==> flow/design.v <==
module alu(OPA, OPB, CIN,INP_VALID, CLK, RST, CMD, CE, MODE, COUT, OFLOW, RES, G, E, L, ERR);
    input ['d8-1:0] OPA, OPB;
    input CLK, RST, CE, MODE, CIN;
    input [1:0] INP_VALID;
    input ['d4-1:0] CMD;
    output reg ['d16-1:0] RES;
    output reg COUT;
    output reg OFLOW;
    output reg G;
    output reg E;
    output reg L;
    output reg ERR;
    reg ['d16-1:0] RES_next;
    reg COUT_next, OFLOW_next, G_next, E_next, L_next, ERR_next;
    reg ['d16-1:0] res_t;
    reg cout_t, oflow_t, g_t, e_t, l_t, err_t;
    always @(posedge CLK or posedge RST) begin
        if (RST) begin
            RES <= {'d16{1'b0}};
            COUT <= 1'b0;
            OFLOW <= 1'b0;
            G <= 1'b0;
            E <= 1'b0;
            L <= 1'b0;
            ERR <= 1'b0;
        end
        else begin
                RES <= RES_next;
                COUT <= COUT_next;
                OFLOW <= OFLOW_next;
                G <= G_next;
                E <= E_next;
                L <= L_next;
                ERR <= ERR_next;
        end
    end
    always @(posedge CLK) begin
        res_t = {'d16{1'b0}};
        cout_t = 1'b0;
        oflow_t = 1'b0;
        g_t = 1'b0;
        e_t = 1'b0;
        l_t = 1'b0;
        err_t = 1'b0;
        if (CE) begin
            if (MODE) begin
                case (CMD)
                   'd0: begin
                        if (INP_VALID == 'b11) begin
                            res_t = OPA+ OPB;
                            cout_t = res_t[8]; 
                        end
                   end
                   'd1: begin
                        if (INP_VALID == 'b11) begin
                            oflow_t = (OPA < OPB);
                            res_t = OPA - OPB;
                        end
                   end
                   'd2: begin
                        if (INP_VALID == 'b11) begin
                            res_t = OPA + OPB + CIN;
                            cout_t = res_t[8];
                        end
                   end
                   'd3: begin
                        if (INP_VALID == 'b11) begin
                            oflow_t = (OPA < (OPB + CIN));
                            res_t = OPA - OPB - CIN;
                        end
                   end
                   'd4:  begin
                        if (INP_VALID[0] == 'b1) begin
                            res_t = OPA + 1;
                        end
                   end
                   'd5: begin
                        if (INP_VALID[0] == 'b1) begin
                            res_t = OPA - 1;
                            if (OPA == {'d8{1'b0}}) oflow_t = 1;
                        end
                   end
                   'd6: begin
                        if (INP_VALID[1] == 'b1) begin
                            res_t = OPB + 1;
                        end
                   end
                   'd7: begin
                        if (INP_VALID[1] == 'b1) begin
                            res_t = OPB - 1;
                            if (OPB == {'d8{1'b0}}) oflow_t = 1;
                        end
                   end
                   'd8: begin
                        if (INP_VALID == 'b11) begin
                            if (OPA == OPB) begin
                                e_t = 1'b1;
                                g_t = 1'b0;
                                l_t = 1'b0;
                            end
                            else if (OPA > OPB) begin
                                e_t = 1'b0;
                                g_t = 1'b1;
                                l_t = 1'b0;
                            end
                            else begin
                                e_t = 1'b0;
                                g_t = 1'b0;
                                l_t = 1'b1;
                            end
                        end
                   end
                   'd9: begin
                        if (INP_VALID == 'b11) begin
                            res_t = (OPA + 1) * (OPB + 1);
                        end
                   end
                   'd10: begin
                        if (INP_VALID == 'b11) begin
                            res_t = (OPA << 1) * (OPB);
                        end
                   end
                   'd11: begin
                        if (INP_VALID == 'b11) begin
                            res_t = $signed(OPA) + $signed(OPB);
                            oflow_t =((OPA[7] == OPB[7]) && (res_t[7] != OPA[7]));
                            cout_t = res_t[8];
                            if ($signed(res_t) < 0) l_t = 1'b1;
                            else if ($signed(res_t) > 0) g_t = 1'b1;
                            else e_t = 1'b1;
                        end
                   end
                   'd12: begin
                        if (INP_VALID == 'b11) begin
                            res_t = $signed(OPA) - $signed(OPB);
                            oflow_t = ((OPA[7] != OPB[7]) && (res_t[7] != OPA[7]));
                            cout_t = res_t[8];
                            if ($signed(res_t) < 0) l_t = 1'b1;
                            else if ($signed(res_t) > 0) g_t = 1'b1;
                            else e_t = 1'b1;
                        end
                   end
                   default:;
               endcase
            end
            else begin
                case (CMD)
                    'd0:begin
                        if (INP_VALID == 'b11) res_t = {1'b0, OPA & OPB};
                    end
                    'd1:begin
                        if (INP_VALID == 'b11) res_t = {1'b0, ~(OPA & OPB)};
                    end
                    'd2:begin
                        if (INP_VALID == 'b11)res_t = {1'b0, OPA | OPB};
                    end
                    'd3:begin
                        if (INP_VALID == 'b11)res_t = {1'b0, ~(OPA | OPB)};
                    end
                    'd4:begin
                        if (INP_VALID == 'b11) res_t = {1'b0, OPA ^ OPB};
                    end
                    'd5:begin
                        if (INP_VALID == 'b11) res_t = {1'b0, ~(OPA ^ OPB)};
                    end
                    'd6:begin
                        if (INP_VALID[0] == 'b1)
                            res_t = ~OPA &{'d8 {1'b1}};
                    end
                    'd7:begin
                        if (INP_VALID[1] == 'b1)
                            res_t =  ~OPB&{'d8{1'b1}};
                    end
                    'd8:begin
                        if (INP_VALID[0] == 'b1)
                            res_t = (OPA >> 1) &{'d8{1'b1}} ;
                    end
                    'd9:begin
                        if (INP_VALID[0] == 'b1)
                            res_t = (OPA << 1)&{'d8{1'b1}};
                    end
                    'd10:begin
                        if (INP_VALID[1] == 'b1)
                            res_t = (OPB >> 1)&{'d8{1'b1}};
                    end
                    'd11:begin
                        if (INP_VALID[1] == 'b1)
                            res_t = (OPB << 1)&{'d8{1'b1}};
                    end
                    'd12:begin
                        if (INP_VALID == 'b11) begin
                            if (!(|OPB['d8-1:'d2+1])) begin
                                res_t = ((OPA <<  OPB['d2:0]) | (OPA >> ('d8 -  OPB['d2:0])))&{'d8{1'b1}};
                            end
                            else err_t = 1'b1;
                        end
                    end
                    'd13:begin
                        if (INP_VALID == 'b11) begin
                            if (!(|OPB['d8-1:'d2+1])) begin
                                res_t = ((OPA >> OPB['d2:0]) | (OPA << ('d8 - OPB['d2:0]))) &{'d8{1'b1}};
                            end
                            else err_t = 1'b1;
                        end
                    end
                    default: ;
                endcase
            end
            if(!(MODE == 1 && (CMD == 'd10 || CMD == 'd9 || CMD == 'd12 || CMD == 'd11)))
                res_t = res_t & {'d8{1'b1}};
        end
        RES_next <= res_t;
        COUT_next <= cout_t;
        OFLOW_next <= oflow_t;
        G_next <= g_t;
        E_next <= e_t;
        L_next <= l_t;
        ERR_next <= err_t;
    end
endmodule
Tool chain data of alu
Tool output for the design above, in the order of the flow.
Lines are those of the file above, counted from 1.
Operators: Yosys type, input widths -> output width; for muxes data width and select width s.
Library cell names are shortened.
A cell with - has no value.
- design top: alu
- clock input: CLK
- standard-cell library: sky130hd
- timing corner: tt_025C_1v80

Word level
Yosys after proc, flatten, opt, wreduce and memory -nomap, before mapping. Enables and synchronous resets that opt folds into registers are not counted as muxes. Memory bits, and registers merged into a memory's read port (data or address), are not among the register bits. Print and check cells are not counted.
- register bits after elaboration: 44
- noted cells after elaboration: 159
- noted add/subtract/negate cells: 12
- $mul at 2
- noted magnitude comparators: 7
- eq/ne operators: 19
- noted shifts and indexed selects: 4
- multiplexer cells at 73
- noted bitwise logic cells: 13
- reduce/logical cells: 14
- operator list (operator ; count):
    $pmux 16 s12 ; 1
    $mul 9x9->16 ; 1
    $mux 16 ; 9
    $mul 8x8->15 ; 1
    $pmux 8 s14 ; 1
    $mux 8 ; 14
    $not 8->8 ; 5
    $mux 1 ; 37
    $shl 8x32->8 ; 1
    $shr 8x32->8 ; 1
    $mux 9 ; 3
    $eq 4x4->1 const B ; 6
    $or 8x8->8 ; 3
    $add 8x1->9 const B ; 2
    $sub 8x1->9 const B ; 2
    $add 8x8->9 ; 2
    $sub 8x8->9 ; 2
    $gt 9x1->1 const B ; 2
    $lt 9x1->1 const B ; 2
    $sub 16x1->16 ; 1
    $eq 4x3->1 const B ; 4
    $lt 8x8->1 ; 2
    $logic_not 8->1 ; 2
    $mux 7 ; 2
    $add 9x1->10 ; 1
    $mux 10 ; 1
    $pmux 1 s3 ; 3
    $eq 4x2->1 const B ; 2
Not listed: further kinds 22, cells in them 31.

Depth
Longest topological path by Yosys (ltp), each cell counted once; first at word level (registers and memories cut), then after technology mapping (sequential cells cut; the memories' decode and read muxes count).
- depth in word-level cells: 7
- ABC_AREA at 0
- noted gate-level depth with buffers: 25

Synthesis result
Source: synth_stat.txt of the flow (Yosys; design flattened, memories mapped). It holds for the ABC_AREA given above (unset counts as 0); a run with the other value may have another netlist.
The area totals of this step are shown rounded.
- cell count at 1281
- synthesis area at 10200 um2
- sequential part of the area at 991 um2
- flip-flop cells at 44
- noted buffers: 64
- cells by type (type ; count ; total area (um2)):
    fa_1 ; 86 ; 1.72E+03
    ha_1 ; 108 ; 1.35E+03
    inv_1 ; 150 ; 563.04
    dfrtp_1 ; 22 ; 550.528
    nor2_1 ; 143 ; 536.765
    xnor2_1 ; 53 ; 464.195
    dfxtp_1 ; 22 ; 440.422
    nand2_1 ; 106 ; 397.882
    xor2_1 ; 37 ; 324.061
    a21oi_1 ; 61 ; 305.293
    mux2i_1 ; 24 ; 240.23
    o22ai_1 ; 30 ; 187.68
    nor3_1 ; 36 ; 180.173
    nand3_1 ; 35 ; 175.168
    o21ai_0 ; 29 ; 145.139
    buf_2 ; 26 ; 130.125
    xnor2_2 ; 7 ; 113.859
    a22oi_1 ; 14 ; 105.101
Not listed: further types 76, cells in them 292.

Path before layout
Path of least setup slack by OpenSTA after synthesis, without wires, with an ideal clock, recovery checks aside; 20% of the period is set as input and as output delay. Where synthesis merged equal registers, the netlist keeps one of their names.
- path kind: input port to flip-flop
- start point: input OPB[1]
- end point: register RES_next[14]
- clock period: 8.0 ns
- noted external input delay: 1.600 ns
- setup time: 0.128 ns
- time at the first pin: 1.600 ns
- arrival at 6.971 ns
- required time at 7.872 ns
- path slack at 0.901 ns
- noted path delay: 5.499 ns
- stages at 24
- noted period reached after synthesis: 7.099 ns
"path delay" is the arrival time less input delay plus setup time.
"stages" counts driving pins, that of a launching flip-flop among them; a cell with two outputs on the path counts twice.
"period reached after synthesis" = period - worst setup slack (recovery checks aside). The figure is calculated, with input and output delays left at 20% of the set period.
Between the ends stands the longest chain of elaborated cells between them, by number of cells; it is not shown to be the way that was timed. Of several equally long chains one is given.
Each line given opens the expression or statement behind the cell; cells for indexed reads and writes are added by Yosys, which also makes memories of some case tables.
- cells stage by stage: buf_2 -> inv_1 -> buf_2 -> ha_1 -> buf_2 -> clkbuf_1 -> buf_1 -> nand2b_1 -> fa_1 -> inv_1 -> fa_1 -> ha_1 -> inv_1 -> fa_1 -> inv_1 -> fa_1 -> a21o_1 -> a211o_1 -> a2111oi_0 -> or3_1 -> o21ai_0 -> xor2_1 -> a22oi_1 -> a21oi_1
- cells in the longest elaborated chain at 5
- elaborated cells on any way between the ends: 17
- classes of those cells: 6 x add/sub; 2 x mul; 9 x mux
- ends and longest elaborated chain, post-synthesis (what ; line ; RTL):
    from (decl) ; 2 ; input ['d8-1:0] OPA, OPB;
    $add 8x1->9 ; 115 ; res_t = (OPA + 1) * (OPB + 1);
    $mul 9x9->16 ; 115 ;
    $mux 16 ; 114 ; if (INP_VALID == 'b11) begin
    $pmux 16 s12 ; 47 ; case (CMD)
    $mux 16 ; 46 ; if (MODE) begin
    to (assign) ; 212 ; RES_next <= res_t;
    to (decl) ; 13 ; reg ['d16-1:0] RES_next;

Worst path after layout
Path of least setup slack in the final report of job 1 (OpenROAD, finished layout, wires in). Where an end is a register, its clock arrival counts in the times.
- path kind: input port to flip-flop
- start point: input OPA[3]
- end point: register RES_next[14]
- clock period: 8.0 ns
- noted external input delay: 1.60 ns
- setup time: 0.12 ns
- time at the first pin: 1.60 ns
- arrival at 6.96 ns
- required time at 8.16 ns
- path slack at 1.21 ns
- stages at 21
Between the ends stands the longest chain of elaborated cells between them, by number of cells; it is not shown to be the way that was timed. Of several equally long chains one is given.
- cells stage by stage: dlygate4sd2_1 -> nand4_1 -> or3_1 -> and2_1 -> buf_4 -> nand2b_1 -> fa_1 -> inv_1 -> fa_1 -> fa_1 -> inv_1 -> fa_1 -> inv_1 -> ha_1 -> o21a_1 -> a2111oi_2 -> or3_1 -> o21ai_0 -> xor2_1 -> a22oi_1 -> a21oi_1
- cells in the longest elaborated chain at 5
- elaborated cells on any way between the ends: 17
- classes of those cells: 6 x add/sub; 2 x mul; 9 x mux
- ends and longest elaborated chain, after layout (what ; line ; RTL):
    from (decl) ; 2 ; input ['d8-1:0] OPA, OPB;
    $add 8x1->9 ; 115 ; res_t = (OPA + 1) * (OPB + 1);
    $mul 9x9->16 ; 115 ;
    $mux 16 ; 114 ; if (INP_VALID == 'b11) begin
    $pmux 16 s12 ; 47 ; case (CMD)
    $mux 16 ; 46 ; if (MODE) begin
    to (assign) ; 212 ; RES_next <= res_t;
    to (decl) ; 13 ; reg ['d16-1:0] RES_next;

Design alu on sky130hd. What follows are 4 stored runs of the flow, each under its own settings; their order means nothing. The constraints put input and output delay at 20% of the set period each and load the outputs with 0.01 pF.
"clock period achieved" is the run's clock period less its worst setup slack. It is reckoned from that one timing run; input and output delays stay at 20% of the period that was set.
"allowed time less slack (worst setup path)" means the part of the period allowed to the worst setup path (the constraints hold back 20% at inputs and 20% at outputs) less its slack; where the path has registers, the arrival times of their clocks count too.
"total power after layout" is the tool's figure for a default switching activity; nothing was simulated.
The measured numbers are rounded.

Job 1
Settings were CTS_CLUSTER_SIZE = 98; MAX_ROUTING_LAYER = met4; SETUP_SLACK_MARGIN = 1.0; period_ns = 8.0; CAP_MARGIN = 20; CORE_MARGIN = 2; CORE_UTILIZATION = 40; SLEW_MARGIN = 20
- summed negative setup slack at 0.000 ns
- clock period achieved: 6.794 ns
- noted the utilization after routing: 0.454
- total power after layout: 0.00193 W
- noted the lowest hold slack: 0.326 ns
- setup slack of the critical path at 1.21 ns
- standard-cell area of the final layout at 11,400 um2
- allowed time less slack (worst setup path): 5.19 ns
- critical path kind: input port to flip-flop
- noted the netlist area reported by Yosys: 10,200 um2
- noted the die size: 26,800 um2

Job 2
Settings were period_ns = 8.0; CAP_MARGIN = 20; CORE_MARGIN = 2; CORE_UTILIZATION = 40; SLEW_MARGIN = 20
- summed negative setup slack at 0.000 ns
- clock period achieved: 7.307 ns
- noted the utilization after routing: 0.45
- total power after layout: 0.00191 W
- noted the lowest hold slack: 0.324 ns
- setup slack of the critical path at 0.693 ns
- standard-cell area of the final layout at 11,300 um2
- allowed time less slack (worst setup path): 5.71 ns
- critical path kind: input port to flip-flop
- noted the netlist area reported by Yosys: 10,200 um2
- noted the die size: 26,800 um2

Job 3
Settings were CELL_PAD_IN_SITES_DETAIL_PLACEMENT = 2; CORE_UTILIZATION = 37; CTS_CLUSTER_DIAMETER = 384; HOLD_SLACK_MARGIN = -0.03; period_ns = 8.0; CAP_MARGIN = 20; CORE_MARGIN = 2; SLEW_MARGIN = 20
- summed negative setup slack at 0.000 ns
- clock period achieved: 7.480 ns
- noted the utilization after routing: 0.418
- total power after layout: 0.00202 W
- noted the lowest hold slack: 0.327 ns
- setup slack of the critical path at 0.520 ns
- standard-cell area of the final layout at 11,300 um2
- allowed time less slack (worst setup path): 5.88 ns
- critical path kind: input port to flip-flop
- noted the netlist area reported by Yosys: 10,200 um2
- noted the die size: 28,900 um2

Job 4
Settings were CELL_PAD_IN_SITES_DETAIL_PLACEMENT = 2; CELL_PAD_IN_SITES_GLOBAL_PLACEMENT = 1; CORE_MARGIN = 8; CORE_UTILIZATION = 37; CTS_CLUSTER_DIAMETER = 384; GPL_ROUTABILITY_DRIVEN = 0; HOLD_SLACK_MARGIN = -0.03; period_ns = 8.0; CAP_MARGIN = 20; SLEW_MARGIN = 20
- summed negative setup slack at 0.000 ns
- clock period achieved: 7.419 ns
- noted the utilization after routing: 0.413
- total power after layout: 0.00201 W
- noted the lowest hold slack: 0.325 ns
- setup slack of the critical path at 0.581 ns
- standard-cell area of the final layout at 11,300 um2
- allowed time less slack (worst setup path): 5.82 ns
- critical path kind: input port to flip-flop
- noted the netlist area reported by Yosys: 10,200 um2
- noted the die size: 33,200 um2
